==> flow/design.v <==
module cpu_design (reset, clock, write_read, M_address, M_data_in, M_data_out,overflow,status);
input reset,clock;
input[7:0] M_data_in;
output reg write_read,overflow;
output reg [7:0] M_data_out;
output reg[11:0] M_address;
reg[15:0] IR;
reg[7:0] MDR;
reg[11:0] MAR,PC;
reg [7:0]R0;
reg [7:0]R1;
reg [7:0]R2;
reg [7:0]R3;
reg [7:0]A;
reg [8:0]F;
output reg[2:0] status;
parameter idle=4'b0000, load=4'b0001, move=4'b0010, add=4'b0011, sub=4'b0100, AND=4'b0101;
parameter OR=4'b0110, XOR=4'b0111, shrp=4'b1000, shlp=4'b1001, swap=4'b1010, jmp=4'b1011;
parameter jz=4'b1100, read=4'b1101, write=4'b1110, stop=4'b1111; 
always@(*)  
begin
	if((reset==1)&&(status==3)&&(IR[15:12]==write)) 
		write_read=1'b1; 
	else
		write_read=1'b0; 
	M_address=MAR;
	M_data_out=MDR;
	overflow=F[8]^F[7];
 end
always @(negedge clock or negedge reset) 
begin
	if(reset==1'b0)
	begin
		MAR<=12'b000000000000;
		status<=3'b000; 
	end
	else  
		case (status)
			3'b000: begin
						status<=3'b001;
						MAR<=PC;
						case(IR[9:8])
							2'b00: A<=R0;
							2'b01: A<=R1;
							2'b10: A<=R2;
							2'b11: A<=R3;
						endcase
					end
			3'b001: begin
						if(IR[15:12]==stop)status<=1;
						else if (IR[15:12]==swap|| (IR[15:12]==jmp)|| IR[15:12]==jz || IR[15:12]==read || IR[15:12]==write) 
							status<=3'b010;
						else
							status<=3'b000;
					end
			3'b010:begin 
						if(IR[15:12]==swap)
							status <= 3'b000;
						else if ((IR[15:12]==jmp)||(IR[15:12]==read)||(IR[15:12]==write))
						begin
							MAR <= IR[11:0];
							status <= 3'b011;
						end
						else if((IR[15:12]==jz)&& (R0[7:0] == 8'b0000_0000)) 
						begin
							MAR <= IR[11:0];
							status <= 3'b011;
						end
						else
						begin
							MAR <= PC;
							status <= 3'b011;
						end
					end
			3'b011:begin
						if((IR[15:12]==write) || (IR[15:12]==read))
						begin
							MAR<=PC;
							status<=3'b100;
						end
						else
							status<=3'b000;
					 end
			3'b100:begin
						status<=3'b000;
					 end
			default:status<=3'b000;
		endcase
end
always@(posedge clock or negedge reset) 
begin
	if(reset==1'b0) 
	begin
		IR<=16'h0000;
		PC<=12'b000000000000;
		MDR<=8'b00000000;
		R0<=8'b00000000;
		R1<=8'b00000000;
		R2<=8'b00000000;
		F=9'b000000000;
		R3<=8'b00000000; 
	end
	else
	begin
		case (status)
			3'b000: begin
						IR[15:8]<=M_data_in;
						IR[7:0]<=8'b00000000; 
						PC<=PC+12'b000000000001; 
					end  
			3'b001: begin  
						case(IR[15:12]) 
							load: R0<={4'b0000,IR[11:8]}; 
							swap:begin
									case(IR[11:10])
										2'b00:begin
													case(IR[9:8])
														2'b00:R0<=R0;
														2'b01:R1<=R0;
														2'b10:R2<=R0;
														2'b11:R3<=R0;
													endcase
												end
										2'b01:begin
													case(IR[9:8])
														2'b00:R0<=R1;
														2'b01:R1<=R1;
														2'b10:R2<=R1;
														2'b11:R3<=R1;
													endcase
												end
										2'b10:begin
													case(IR[9:8])
														2'b00:R0<=R2;
														2'b01:R1<=R2;
														2'b10:R2<=R2;
														2'b11:R3<=R2;
													endcase
												end
										2'b11:begin
													case(IR[9:8])
														2'b00:R0<=R3;
														2'b01:R1<=R3;
														2'b10:R2<=R3;
														2'b11:R3<=R3;
													endcase
												end
									endcase
								  end
							shlp:begin 
									case(IR[11:10]) 
										2'b00:R0<=R0<<1;
										2'b01:R1<=R1<<1;
										2'b10:R2<=R2<<1;
										2'b11:R3<=R3<<1;
									endcase
								  end
							shrp:begin
									case(IR[11:10]) 
										2'b00:R0<=R0>>1;
										2'b01:R1<=R1>>1;
										2'b10:R2<=R2>>1;
										2'b11:R3<=R3>>1;
									endcase
								  end
							add:begin
									case(IR[11:10])
										2'b00:begin
													F=A+R0;
													R0<=F[7:0];
												end
										2'b01:begin
													F=A+R1;
													R1<=F[7:0];
												end
										2'b10:begin
													F=A+R2;
													R2<=F[7:0];
												end
										2'b11:begin
													F=A+R3;
													R3<=F[7:0];
												end
									endcase
								 end
							sub:begin
									case(IR[11:10])
										2'b00:begin
													F=R0-A;
													R0<=F[7:0];
												end
										2'b01:begin
													F=R1-A;
													R1<=F[7:0];
												end
										2'b10:begin
													F=R2-A;
													R2<=F[7:0];
												end
										2'b11:begin
													F=R3-A;
													R3<=F[7:0];
												end
									endcase
								 end
							move:begin
										case(IR[11:10])
											2'b00:R0<=A;
											2'b01:R1<=A;
											2'b10:R2<=A;
											2'b11:R3<=A;
										endcase
								  end
							AND:begin
									case(IR[11:10])
										2'b00:R0=R0 & A;
										2'b01:R1=R1 & A;
										2'b10:R2=R2 & A;
										2'b11:R3=R3 & A;
									endcase
								 end
							OR:begin
									case(IR[11:10])
										2'b00:R0=R0 | A;
										2'b01:R1=R1 | A;
										2'b10:R2=R2 | A;
										2'b11:R3=R3 | A;
									endcase
								end
							XOR:begin
									case(IR[11:10])
										2'b00:R0=R0 ^ A;
										2'b01:R1=R1 ^ A;
										2'b10:R2=R2 ^ A;
										2'b11:R3=R3 ^ A;
									endcase
								 end
							default:;
						endcase
					end 
			3'b010:begin
						case(IR[15:12])
							swap:begin
									case(IR[11:10])
										2'b00:R0<=A;
										2'b01:R1<=A;
										2'b10:R2<=A;
										2'b11:R3<=A;
									endcase
								  end
							read:begin
									IR[7:0]<=M_data_in;
									PC<=PC+12'b000000000001;
								  end
							write:begin
										IR[7:0]<=M_data_in;
										PC<=PC+12'b000000000001;
										MDR<=R0;
									end
							jmp:begin
									IR[7:0]<=M_data_in;
									PC<=PC+12'b000000000001;
								 end
							jz:begin
									IR[7:0]<=M_data_in;
									PC<=PC+12'b000000000001;
								end
						endcase
					 end
			3'b011:begin
						case(IR[15:12])
							jmp:begin
										PC<=IR[11:0];
									end
							jz:begin
									if(R0==8'b00000000)
										PC<=IR[11:0];
								end
							read:begin
									R0<=M_data_in;
								end
							default:;
						endcase
					 end
			3'b100:begin
					 end
			default:; 
		endcase
	end
end 
endmodule
# --- From RTL to reports: cpu_design ---
# Tool output for the design above, in the order of the flow.
# Lines are those of the file above, counted from 1.
design:
  top: "cpu_design"
  clock: "clock"
  library: "sky130hd"
  lib_corner: "tt_025C_1v80"

# --- Word-level counts ---
# Yosys after proc, flatten, opt, wreduce and memory -nomap, before mapping. Memory bits, and registers merged into a memory's read port (data or address), are not among the register bits. Print and check cells are not counted. Equal cells are merged and count once.
classes:
  add_sub_neg: 9
  bitwise: 13
  n_cmp: 0
  div_mod_pow: 0
  n_mux: 82
  n_shift: 0
  multipliers: 0
  reduce_logical: 34
  equal: 77
ops:
  columns: ["operator", "n"]
  rows:
  - ["two-way mux 8 bit", 50]
  - ["parallel mux 8 bit (select 9 bit)", 3]
  - ["parallel mux 8 bit (select 3 bit)", 5]
  - ["!= test 3 bit with constant B", 30]
  - ["parallel mux 8 bit (select 10 bit)", 1]
  - ["parallel mux 12 bit (select 3 bit)", 2]
  - ["parallel mux 9 bit (select 4 bit)", 2]
  - ["two-way mux 12 bit", 6]
  - ["parallel mux 8 bit (select 2 bit)", 4]
  - ["!= test 4 x 3 -> 1 bit with constant B", 12]
  - ["AND reduction 14 bit", 3]
  - ["adder 8 x 8 -> 9 bit", 4]
  - ["subtractor 8 x 8 -> 9 bit", 4]
  - ["== test 4 bit with constant B", 8]
  - ["AND 8 bit", 4]
  - ["bitwise OR 8 bit", 4]
  - ["bitwise XOR 8 bit", 4]
  - ["parallel mux 8 bit (select 4 bit)", 1]
  - ["parallel mux 12 bit (select 2 bit)", 1]
  - ["!= test 5 bit with constant B", 4]
  - ["parallel mux 9 bit (select 2 bit)", 1]
  - ["== test 4 x 3 -> 1 bit with constant B", 4]
  - ["AND reduction 15 bit", 1]
  - ["adder 12 x 1 -> 12 bit with constant B", 1]
  - ["OR reduction 3 bit", 4]
  - ["parallel mux 3 bit (select 4 bit)", 1]
  - ["!= test 11 bit with constant B", 1]
  - ["!= test 10 bit with constant B", 1]
# Other operator kinds: 22; their cells: 49.
bits:
  latchBits: 0
  wordCells: 227
  register_bits: 100
  clocked_rd_ports_x_width: 0
  ramBits: 0
  mem_bits_ro: 0
  n_memories: 0

# --- Longest topological paths ---
# Yosys ltp: most cells in a row. Word level: on the elaborated netlist, between registers, memories and ports. Mapped: between sequential cells and ports; inverters and the memories' decode and read muxes count.
depth:
  ltp_word: 8
  ABC_AREA: 0
  mapped_depth: 11

# --- Synthesis result ---
# Yosys stat after the flow's synthesis: flattened, memories mapped to cells. It holds for the ABC_AREA given above (unset counts as 0); a run with the other value may have another netlist.
mapped:
  ffs: 93
  stdcells: 1375
  synth_area_mm2: 0.0108879
by_type:
  columns: ["type", "n"]
  rows:
  - ["sky130_fd_sc_hd__dfrtp_1", 70]
  - ["sky130_fd_sc_hd__ha_1", 107]
  - ["sky130_fd_sc_hd__a21oi_1", 140]
  - ["sky130_fd_sc_hd__mux2i_1", 62]
  - ["sky130_fd_sc_hd__nand2_1", 135]
  - ["sky130_fd_sc_hd__o21ai_0", 90]
  - ["sky130_fd_sc_hd__dfrtn_1", 15]
  - ["sky130_fd_sc_hd__nor2_1", 99]
  - ["sky130_fd_sc_hd__inv_1", 73]
  - ["sky130_fd_sc_hd__edfxtp_1", 8]
  - ["sky130_fd_sc_hd__o22ai_1", 35]
  - ["sky130_fd_sc_hd__clkbuf_1", 58]
  - ["sky130_fd_sc_hd__mux4_2", 8]
  - ["sky130_fd_sc_hd__buf_2", 35]
  - ["sky130_fd_sc_hd__fa_1", 8]
  - ["sky130_fd_sc_hd__nand3_1", 32]
  - ["sky130_fd_sc_hd__mux2_2", 14]
  - ["sky130_fd_sc_hd__nor3_1", 28]
# Not listed: further types 75, cells in them 358.

# Module cpu_design, platform sky130hd: 5 stored runs of the flow (Yosys, OpenROAD) with differing settings, in no particular order. Input and output delays are each 20% of the period that was set; the output load is 0.01 pF.
runs:
  - name: "run 1"
    settings:
      CAP_MARGIN: 40
      CELL_PAD_IN_SITES_GLOBAL_PLACEMENT: 0
      CORE_MARGIN: 9
      CORE_UTILIZATION: 21
      CTS_CLUSTER_DIAMETER: 155
      GPL_ROUTABILITY_DRIVEN: 1
      GPL_TIMING_DRIVEN: 1
      HOLD_SLACK_MARGIN: 0.22
      MAX_ROUTING_LAYER: "met5"
      PLACE_DENSITY_LB_ADDON: 0.17
      period_ns: 8.06
      SLEW_MARGIN: 20
    results:
      yosys.chip_area_mm2: 0.0108879
      die_footprint_mm2: 0.0603685
      layout_stdcell_area_mm2: 0.0123744
      post_route_util_frac: 0.241
      ws_setup_ns: 0.285
      tns_ns: 0.000
      fin_hold_ws_ns: 0.423
  - name: "run 2"
    settings:
      CORE_UTILIZATION: 40
      period_ns: 4.4
      CAP_MARGIN: 20
      CORE_MARGIN: 2
      SLEW_MARGIN: 20
    results:
      yosys.chip_area_mm2: 0.0108879
      die_footprint_mm2: 0.0285559
      layout_stdcell_area_mm2: 0.0146666
      post_route_util_frac: 0.546
      ws_setup_ns: -0.560
      tns_ns: -7.578
      fin_hold_ws_ns: 0.420
  - name: "run 3"
    settings:
      CAP_MARGIN: 25
      CELL_PAD_IN_SITES_DETAIL_PLACEMENT: 1
      CELL_PAD_IN_SITES_GLOBAL_PLACEMENT: 1
      CORE_ASPECT_RATIO: 0.84
      CORE_MARGIN: 3
      CORE_UTILIZATION: 40
      CTS_CLUSTER_SIZE: 78
      GPL_TIMING_DRIVEN: 0
      HOLD_SLACK_MARGIN: -0.04
      TNS_END_PERCENT: 40
      period_ns: 6.4
      SLEW_MARGIN: 20
    results:
      yosys.chip_area_mm2: 0.0108879
      die_footprint_mm2: 0.0292426
      layout_stdcell_area_mm2: 0.0123781
      post_route_util_frac: 0.47
      ws_setup_ns: -0.027
      tns_ns: -0.027
      fin_hold_ws_ns: 0.426
  - name: "run 4"
    settings:
      CAP_MARGIN: 25
      CELL_PAD_IN_SITES_DETAIL_PLACEMENT: 2
      CELL_PAD_IN_SITES_GLOBAL_PLACEMENT: 1
      CORE_ASPECT_RATIO: 0.84
      CORE_MARGIN: 3
      CORE_UTILIZATION: 40
      CTS_CLUSTER_SIZE: 78
      GPL_ROUTABILITY_DRIVEN: 0
      GPL_TIMING_DRIVEN: 1
      HOLD_SLACK_MARGIN: -0.04
      TNS_END_PERCENT: 40
      period_ns: 6.4
      SLEW_MARGIN: 20
    results:
      yosys.chip_area_mm2: 0.0108879
      die_footprint_mm2: 0.0292426
      layout_stdcell_area_mm2: 0.0122092
      post_route_util_frac: 0.463
      ws_setup_ns: 0.060
      tns_ns: 0.000
      fin_hold_ws_ns: 0.423
  - name: "run 5"
    settings:
      CORE_UTILIZATION: 40
      period_ns: 8.0
      CAP_MARGIN: 20
      CORE_MARGIN: 2
      SLEW_MARGIN: 20
    results:
      yosys.chip_area_mm2: 0.0108879
      die_footprint_mm2: 0.0285559
      layout_stdcell_area_mm2: 0.0118689
      post_route_util_frac: 0.442
      ws_setup_ns: 0.343
      tns_ns: 0.000
      fin_hold_ws_ns: 0.424
